==> flow/design.v <==
module CORDIC_Stage (
	input clk,
	input rst,
	input sign_in,
	input USE_SIN_in,
	input [7:0] ite,
	input [32:0] arctan_in_1,
	input [32:0] arctan_in_2,
	input [32:0] target_in,
	input [32:0] curr_angle_in,
	input [32:0] x_in,
	input [32:0] y_in,
	output sign_out,
	output USE_SIN_out,
	output [32:0] curr_angle_out,
	output [32:0] x_out,
	output [32:0] y_out,
	output [32:0] target_out
	);
	reg sign;
	reg [32:0] x[0:1];
	reg [32:0] y[0:1];
	reg [32:0] y_tmp[0:3];
	reg [32:0] x_tmp[0:3];
	reg [3:0] count[0:1];
	reg [32:0] current_angle[0:1];
	reg [32:0] atan[0:1];
	reg [32:0] target_q;
	reg USE_SIN_q;
	reg sign_q;
	reg [32:0] x_q;
	reg [32:0] y_q;
	reg [32:0] current_angle_q;
	always @(posedge clk) begin
			sign = sign_in;
			target_q <= target_in;
			USE_SIN_q <= USE_SIN_in;
			count[0] = ite[7:4];
			y_tmp[0] = sign ? y_in : ~y_in+1;
			y_tmp[1] = {y_tmp[0][32], y_tmp[0][31:0]>>count[0]};
			x_tmp[0] = sign ? x_in : ~x_in+1;
			x_tmp[1] = {x_tmp[0][32], x_tmp[0][31:0]>>count[0]};
			x[0] = x_in + y_tmp[1];
			y[0] = x_tmp[1] + y_in;
			atan[0] = sign ? arctan_in_1 : ~arctan_in_1+1;
			current_angle[0] = curr_angle_in + atan[0];
			if (current_angle[0] > target_in) begin
				sign = 1'b0;
			end
			else begin
				sign = 1'b1;
			end
			count[1] = ite[3:0];
			y_tmp[2] = sign ? y[0] : ~y[0]+1;
			y_tmp[3] = {y_tmp[2][32], y_tmp[2][31:0]>>count[1]};
			x_tmp[2] = sign ? x[0] : ~x[0]+1;
			x_tmp[3] = {x_tmp[2][32], x_tmp[2][31:0]>>count[1]};
			x[1] = x[0] + y_tmp[3];
			y[1] = x_tmp[3] + y[0];
			atan[1] = sign ? arctan_in_2 : ~arctan_in_2+1;
			current_angle[1] = current_angle[0] + atan[1];
			if (current_angle[1] > target_in) begin
				sign = 1'b0;
			end
			else begin
				sign = 1'b1;
			end
			sign_q <= sign;
			x_q <= x[1];
			y_q <= y[1];
			current_angle_q <= current_angle[1];
	end
	assign sign_out = sign_q;
	assign curr_angle_out = current_angle_q;
	assign x_out = x_q;
	assign y_out = y_q;
	assign USE_SIN_out = USE_SIN_q;
	assign target_out = target_q;
endmodule
module CORDIC_Top (
    input clk,
    input [31:0] target,
	 output [31:0] cos_x
);
	wire sign_intermediate[0:6];
	wire USE_SIN_intermediate[0:6];
	wire [32:0] angle_intermediate[0:6];
	wire [32:0] x_intermediate[0:6];
	wire [32:0] y_intermediate[0:6];
	wire [32:0] target_intermediate[0:6];
	wire [32:0] arctan[0:13];
	wire [7:0] ite[0:6];
	wire [32:0] x_init = 33'b01;
	wire [32:0] y_init = 33'b001;
	assign arctan[0]  = 33'b000011111010110110111011000000000;
	assign arctan[1]  = 33'b000001111111010101101110101010000;
	assign arctan[2]  = 33'b000000111111111010101011011110000;
	assign arctan[3]  = 33'b000000011111111111010101010111000;
	assign arctan[4]  = 33'b000000001111111111111010101010110;
	assign arctan[5]  = 33'b000000000111111111111111010101011;
	assign arctan[6]  = 33'b000000000011111111111111111010110;
	assign arctan[7]  = 33'b000000000001111111111111111111011;
	assign arctan[8]  = 33'b000000000000111111111111111111111;
	assign arctan[9]  = 33'b000000000000100000000000000000000;
	assign arctan[10] = 33'b000000000000010000000000000000000;
	assign arctan[11] = 33'b000000000000001000000000000000000;
	assign arctan[12] = 33'b000000000000000100000000000000000;
	assign arctan[13] = 33'b000000000000000010000000000000000;
	assign ite[0]  = 8'b00100011;
	assign ite[1]  = 8'b01000101;
	assign ite[2]  = 8'b01100111;
	assign ite[3]  = 8'b10001001;
	assign ite[4]  = 8'b10101011;
	assign ite[5]  = 8'b11001101;
	assign ite[6]  = 8'b11101111;
	reg init_sign;
	reg USE_SIN;
	wire [32:0] init_angle = 33'b000111011010110001100111000000000;
	reg [32:0] ext_target;
	reg [32:0] fin_target;
	always @* begin
		ext_target = { 1'b0 , target};
		USE_SIN = 0;
		if (ext_target > init_angle) begin
			if (ext_target > 33'b00111) begin
				fin_target = 33'b011001001000011111101101010100010 + (~ext_target + 1);
				init_sign = 1;
				USE_SIN = 1;
			end else begin
				init_sign = 1;
				fin_target = ext_target;
			end
		end
		else begin
			init_sign = 0;
			fin_target = ext_target;
		end
	end
	CORDIC_Stage stage1(
		 .clk(clk),
		 .sign_in(init_sign),
		 .USE_SIN_in(USE_SIN),
		 .ite(ite[0]),
		 .target_in(fin_target),
		 .arctan_in_1(arctan[0]),
		 .arctan_in_2(arctan[1]),
		 .curr_angle_in(init_angle),
		 .x_in(x_init),
		 .y_in(y_init),
		 .sign_out(sign_intermediate[0]),
		 .curr_angle_out(angle_intermediate[0]),
		 .x_out(x_intermediate[0]),
		 .y_out(y_intermediate[0]),
		 .target_out(target_intermediate[0]),
		 .USE_SIN_out(USE_SIN_intermediate[0])
	);
	CORDIC_Stage stage2(
		 .clk(clk),
		 .sign_in(sign_intermediate[0]),
		 .USE_SIN_in(USE_SIN_intermediate[0]),
		 .ite(ite[1]),
		 .target_in(target_intermediate[0]),
		 .arctan_in_1(arctan[2]),
		 .arctan_in_2(arctan[3]),
		 .curr_angle_in(angle_intermediate[0]),
		 .x_in(x_intermediate[0]),
		 .y_in(y_intermediate[0]),
		 .sign_out(sign_intermediate[1]),
		 .curr_angle_out(angle_intermediate[1]),
		 .x_out(x_intermediate[1]),
		 .y_out(y_intermediate[1]),
		 .target_out(target_intermediate[1]),
		 .USE_SIN_out(USE_SIN_intermediate[1])
	);
	CORDIC_Stage stage3(
		 .clk(clk),
		 .sign_in(sign_intermediate[1]),
		 .USE_SIN_in(USE_SIN_intermediate[1]),
		 .ite(ite[2]),
		 .target_in(target_intermediate[1]),
		 .arctan_in_1(arctan[4]),
		 .arctan_in_2(arctan[5]),
		 .curr_angle_in(angle_intermediate[1]),
		 .x_in(x_intermediate[1]),
		 .y_in(y_intermediate[1]),
		 .sign_out(sign_intermediate[2]),
		 .curr_angle_out(angle_intermediate[2]),
		 .x_out(x_intermediate[2]),
		 .y_out(y_intermediate[2]),
		 .target_out(target_intermediate[2]),
		 .USE_SIN_out(USE_SIN_intermediate[2])
	);
	CORDIC_Stage stage4(
		 .clk(clk),
		 .sign_in(sign_intermediate[2]),
		 .USE_SIN_in(USE_SIN_intermediate[2]),
		 .ite(ite[3]),
		 .target_in(target_intermediate[2]),
		 .arctan_in_1(arctan[6]),
		 .arctan_in_2(arctan[7]),
		 .curr_angle_in(angle_intermediate[2]),
		 .x_in(x_intermediate[2]),
		 .y_in(y_intermediate[2]),
		 .sign_out(sign_intermediate[3]),
		 .curr_angle_out(angle_intermediate[3]),
		 .x_out(x_intermediate[3]),
		 .y_out(y_intermediate[3]),
		 .target_out(target_intermediate[3]),
		 .USE_SIN_out(USE_SIN_intermediate[3])
	);
	CORDIC_Stage stage5(
		 .clk(clk),
		 .sign_in(sign_intermediate[3]),
		 .USE_SIN_in(USE_SIN_intermediate[3]),
		 .ite(ite[4]),
		 .target_in(target_intermediate[3]),
		 .arctan_in_1(arctan[8]),
		 .arctan_in_2(arctan[9]),
		 .curr_angle_in(angle_intermediate[3]),
		 .x_in(x_intermediate[3]),
		 .y_in(y_intermediate[3]),
		 .sign_out(sign_intermediate[4]),
		 .curr_angle_out(angle_intermediate[4]),
		 .x_out(x_intermediate[4]),
		 .y_out(y_intermediate[4]),
		 .target_out(target_intermediate[4]),
		 .USE_SIN_out(USE_SIN_intermediate[4])
	);
	CORDIC_Stage stage6(
		 .clk(clk),
		 .sign_in(sign_intermediate[4]),
		 .USE_SIN_in(USE_SIN_intermediate[4]),
		 .ite(ite[5]),
		 .target_in(target_intermediate[4]),
		 .arctan_in_1(arctan[10]),
		 .arctan_in_2(arctan[11]),
		 .curr_angle_in(angle_intermediate[4]),
		 .x_in(x_intermediate[4]),
		 .y_in(y_intermediate[4]),
		 .sign_out(sign_intermediate[5]),
		 .curr_angle_out(angle_intermediate[5]),
		 .x_out(x_intermediate[5]),
		 .y_out(y_intermediate[5]),
		 .target_out(target_intermediate[5]),
		 .USE_SIN_out(USE_SIN_intermediate[5])
	);
	CORDIC_Stage stage7(
		 .clk(clk),
		 .sign_in(sign_intermediate[5]),
		 .USE_SIN_in(USE_SIN_intermediate[5]),
		 .ite(ite[6]),
		 .target_in(target_intermediate[5]),
		 .arctan_in_1(arctan[12]),
		 .arctan_in_2(arctan[13]),
		 .curr_angle_in(angle_intermediate[5]),
		 .x_in(x_intermediate[5]),
		 .y_in(y_intermediate[5]),
		 .sign_out(sign_intermediate[6]),
		 .curr_angle_out(angle_intermediate[6]),
		 .x_out(x_intermediate[6]),
		 .y_out(y_intermediate[6]),
		 .target_out(target_intermediate[6]),
		 .USE_SIN_out(USE_SIN_intermediate[6])
	);
	wire [31:0] K = 32'b01101101111011001010110110001011;
	wire [31:0] done;
	assign done = USE_SIN_intermediate[6] ? y_intermediate[6][31:0] : x_intermediate[6][31:0];
	assign cos_x = done*K;
endmodule
=== Tool chain data of CORDIC_Top ===
The steps from the RTL of CORDIC_Top to its reports follow in flow order.
Lines are those of the file above, counted from 1.
Operators: Yosys type, input widths -> output width; for muxes data width and select width s.
Library cell names are shortened.
Not given: -

* Top module: CORDIC_Top
* Clock input: clk
* Cell library: sky130hd
* Corner: tt_025C_1v80

=== Elaborated design ===
Counts by Yosys on the flattened word-level netlist (proc, flatten, opt, wreduce). Print and check cells are left out. Cells with the same type and inputs are merged into one.

* Muxes and demuxes: 36
* Order comparisons: 15
* Add/sub/neg operators: 42
* Bitwise logic cells: 14
* Multiply operators: 1

{| class="wikitable"
|+ Operators by type and width
! kind !! number
|-
| $mul 32x31->32 const B || 1
|-
| $mux 33 || 15
|-
| $mux 32 || 14
|-
| $gt 33x33->1 || 13
|-
| $add 32x1->32 const B || 13
|-
| $not 32->32 || 13
|-
| $add 33x33->33 || 12
|-
| $add 30x33->33 const A || 1
|-
| $add 32x33->33 const A || 1
|-
| $not 32->33 || 1
|-
| $add 33x1->33 const B || 1
|-
| $add 17x32->32 || 1
|-
| $add 22x32->32 || 1
|-
| $add 32x18->32 || 1
|-
| $add 32x19->32 || 1
|-
| $add 32x20->32 || 1
|-
| $add 32x21->32 || 1
|-
| $add 32x23->32 || 1
|-
| $add 32x24->32 || 1
|-
| $add 32x25->32 || 1
|-
| $add 32x26->32 || 1
|-
| $add 32x27->32 || 1
|-
| $add 32x28->32 || 1
|-
| $add 32x29->32 || 1
|-
| $gt 32x3->1 const B || 1
|-
| $gt 32x30->1 const B || 1
|-
| $add 1x30->31 const A || 1
|-
| $mux 1 || 7
|}

* Elaborated cells: 133
* Register bits: 626
* Output and inout bits: 32

=== Logic depth ===
Depth = most cells in a row (Yosys ltp): at word level without a register or memory, in the mapped netlist without a sequential cell, where the memories' decode and read muxes count.

* Depth after elaboration: 10
* ABC_AREA: 0
* Gate-level depth with buffers: 56

=== After synthesis ===
The flow's flattened synthesis, as Yosys stat reports it; memories are mapped. The netlist is that of the ABC_AREA named above (0 if unset); the other value can give another one.
Totals and module areas in this step are rounded.

{| class="wikitable"
|+ Cells by type
! cell !! number !! total area (um^2)
|-
| ha_1 || 1,046 || 1.31E+04
|-
| dfxtp_1 || 572 || 1.15E+04
|-
| xnor2_1 || 589 || 5.16E+03
|-
| fa_1 || 214 || 4.28E+03
|-
| inv_1 || 808 || 3.03E+03
|-
| a21oi_1 || 516 || 2.58E+03
|-
| xor2_1 || 271 || 2.37E+03
|-
| nor2_1 || 513 || 1.93E+03
|-
| a21o_1 || 224 || 1.68E+03
|-
| o21ai_0 || 331 || 1.66E+03
|-
| nand2_1 || 333 || 1.25E+03
|-
| o21a_1 || 139 || 1.04E+03
|-
| nor3_1 || 180 || 900.864
|-
| nand2b_1 || 129 || 807.024
|-
| nor2b_1 || 121 || 756.976
|-
| nand4_1 || 110 || 688.16
|-
| nand3_1 || 131 || 655.629
|-
| o21bai_1 || 74 || 555.533
|}

Not listed: further types 83, cells in them 931.

* Buffer cells: 92
* Mapped flip-flops: 572
* Cell count: 7,232
* Synthesis area: 61,000 um^2

By module: a second synthesis without flattening, with its own total; a netlist apart from the flattened one above.

* Cell total of the unflattened synthesis: 25,231
* Area total of the unflattened synthesis: 190,000 um^2

Rows give one instance, submodules left out.

{| class="wikitable"
|+ Modules
! module !! cells !! sequential area (um^2) !! times used !! area (um^2)
|-
| CORDIC_Stage || 3,459 || 2,700 || 7 || 25,000
|-
| CORDIC_Top || 1,018 || 0.0 || 1 || 9,700
|}

=== Path before layout ===
OpenSTA on the mapped netlist: ideal clock, no wires. The path of least setup slack (recovery checks aside). Input and output delay are each 20% of the period. Register names are those of the netlist, which keeps one name where synthesis merged equal registers.

* Path kind: register -> register
* Start point: register stage1.sign_q
* End point: register stage2.sign_q
* Clock period: 10,000 ps
* Path slack: -112 ps
* Library setup time: 74 ps
* Data arrival time: 10,038 ps
* Stages: 55
* Delay of the path: 10,112 ps
* Period reached after synthesis: 10,112 ps

"delay of the path" is the arrival time less input delay plus setup time.
"stages": output pins that drive a net of the path, with the launching flip-flop's if there is one; two outputs of one cell count as two.
"period reached after synthesis" is the clock period less the worst setup slack; recovery checks do not enter. This is arithmetic on one report: input and output delays are still those of the set period (20% each).
Between the ends stands the longest chain of elaborated cells between them, by number of cells; it is not shown to be the way that was timed. Of several equally long chains one is given.
Each line given opens the expression or statement behind the cell; cells for indexed reads and writes are added by Yosys, which also makes memories of some case tables.

* Path through: dfxtp_1 > clkbuf_1 > clkbuf_1 > clkinv_1 > clkbuf_1 > ha_1 > fa_1 > o21bai_1 > a21oi_1 > nor2b_1 > o21ai_0 > a21oi_1 > o21a_1 > o21ai_0 > nand2b_1 > a21oi_1 > o21bai_1 > a31oi_1 > (+19 left out) > a21oi_1 > o21ai_0 > o41ai_1 > o2111ai_1 > a31oi_1 > nor2b_1 > xnor2_1 > ha_1 > nor2b_1 > o21ai_0 > nand2b_1 > a21oi_1 > nor2b_1 > o21ai_0 > nand2b_1 > a21oi_1 > o31ai_1 > o21ai_0
* Cells in the longest elaborated chain: 7

{| class="wikitable"
|+ Ends and longest elaborated chain, after synthesis
! item !! line !! RTL
|-
| start, declared || 30 || <nowiki>reg sign_q;</nowiki>
|-
| start, assigned || 68 || <nowiki>sign_q <= sign;</nowiki>
|-
| $mux 33 || 45 || <nowiki>atan[0] = sign ? arctan_in_1 : ~arctan_in_1+1;</nowiki>
|-
| $add 33x33->33 || 46 || <nowiki>current_angle[0] = curr_angle_in + atan[0];</nowiki>
|-
| $gt 33x33->1 || 47 ||
|-
| $mux 33 || 60 || <nowiki>atan[1] = sign ? arctan_in_2 : ~arctan_in_2+1;</nowiki>
|-
| $add 33x33->33 || 61 || <nowiki>current_angle[1] = current_angle[0] + atan[1];</nowiki>
|-
| $gt 33x33->1 || 62 ||
|-
| $mux 1 || 62 ||
|-
| end, assigned || 68 ||
|-
| end, declared || 30 ||
|}

=== Timing after layout ===
From the final timing report of run A: the path of least setup slack in the routed layout; clock arrival at registers is part of the times.
The report prints the path's times to 10 ps; the period is as set.

* Path kind: register -> output
* Start point: register stage7.y_q[15]
* End point: output cos_x[28]
* Stages: 22
* Path slack: 290 ps
* Clock period: 10,000 ps
* Data arrival time: 7,710 ps

Between the ends stands the longest chain of elaborated cells between them, by number of cells; it is not shown to be the way that was timed. Of several equally long chains one is given.

* Path through: dfxtp_2 > ha_1 > inv_1 > fa_1 > fa_1 > fa_1 > fa_1 > inv_1 > fa_1 > fa_1 > fa_1 > ha_1 > and3_1 > and3_1 > o211ai_1 > nand3_1 > o41ai_1 > buf_4 > o21bai_1 > a21oi_1 > xnor2_1 > clkdlybuf4s50_1
* Cells in the longest elaborated chain: 1

{| class="wikitable"
|+ Ends and longest elaborated chain, after layout
! item !! line !! RTL
|-
| start, declared || 32 || <nowiki>reg [32:0] y_q;</nowiki>
|-
| start, assigned || 70 || <nowiki>y_q <= y[1];</nowiki>
|-
| $mul 32x31->32 || 268 || <nowiki>assign cos_x = done*K;</nowiki>
|-
| end, declared || 83 || <nowiki>output [31:0] cos_x</nowiki>
|}

Lab notebook: CORDIC_Top

Stored flow runs of CORDIC_Top (3 of them; Yosys, OpenROAD, sky130hd). They differ in their settings and are not a sequence. Constraints: input delay and output delay 20% of the set period each, output load 0.01 pF.
"period reached": clock period set for the run, less the worst setup slack. It is reckoned from that one timing run; input and output delays stay at 20% of the period that was set.
By "allowed time less slack (worst setup path)" is meant the share of the clock period that the worst setup path is allowed (20% is reserved at inputs, 20% at outputs), minus its slack. Clock arrival times at its registers enter into it.
"allowed time less slack (worst setup path)" is given in steps of 10 ps.
Results are given in rounded form.

=== Run A ===
{| class="wikitable"
! Setting !! Value
|-
| CELL_PAD_IN_SITES_DETAIL_PLACEMENT || 1
|-
| CORE_UTILIZATION || 40
|-
| SLEW_MARGIN || 40
|-
| TNS_END_PERCENT || 35
|-
| period_ns || 10.0
|-
| CAP_MARGIN || 20
|-
| CORE_MARGIN || 2
|-
! Result !! Value
|-
| Netlist area reported by Yosys || 61,000 um^2
|-
| Die area || 160,000 um^2
|-
| Standard-cell area of the final layout || 67,000 um^2
|-
| Utilization || 44 %
|-
| Worst setup slack after layout || 290 ps
|-
| Final setup TNS || 0 ps
|-
| Final worst hold slack || 350 ps
|-
| Period reached || 9,705 ps
|-
| Allowed time less slack (worst setup path) || 7,710 ps
|-
| Worst setup path kind || register -> output
|}

=== Run B ===
{| class="wikitable"
! Setting !! Value
|-
| CELL_PAD_IN_SITES_GLOBAL_PLACEMENT || 3
|-
| CORE_MARGIN || 3
|-
| CORE_UTILIZATION || 35
|-
| CTS_CLUSTER_SIZE || 62
|-
| GPL_ROUTABILITY_DRIVEN || 1
|-
| GPL_TIMING_DRIVEN || 0
|-
| HOLD_SLACK_MARGIN || -0.05
|-
| MAX_ROUTING_LAYER || met4
|-
| PLACE_DENSITY_LB_ADDON || 0.04
|-
| TNS_END_PERCENT || 5
|-
| period_ns || 10.6
|-
| CAP_MARGIN || 20
|-
| SLEW_MARGIN || 20
|-
! Result !! Value
|-
| Netlist area reported by Yosys || 61,000 um^2
|-
| Die area || 180,000 um^2
|-
| Standard-cell area of the final layout || 68,000 um^2
|-
| Utilization || 39 %
|-
| Worst setup slack after layout || 310 ps
|-
| Final setup TNS || 0 ps
|-
| Final worst hold slack || 330 ps
|-
| Period reached || 10,289 ps
|-
| Allowed time less slack (worst setup path) || 8,170 ps
|-
| Worst setup path kind || register -> output
|}

=== Run C ===
{| class="wikitable"
! Setting !! Value
|-
| CORE_UTILIZATION || 40
|-
| SETUP_SLACK_MARGIN || 2.65
|-
| period_ns || 9.79
|-
| CAP_MARGIN || 20
|-
| CORE_MARGIN || 2
|-
| SLEW_MARGIN || 20
|-
! Result !! Value
|-
| Netlist area reported by Yosys || 61,000 um^2
|-
| Die area || 160,000 um^2
|-
| Standard-cell area of the final layout || 77,000 um^2
|-
| Utilization || 51 %
|-
| Worst setup slack after layout || 820 ps
|-
| Final setup TNS || 0 ps
|-
| Final worst hold slack || 350 ps
|-
| Period reached || 8,965 ps
|-
| Allowed time less slack (worst setup path) || 7,010 ps
|-
| Worst setup path kind || register -> output
|}
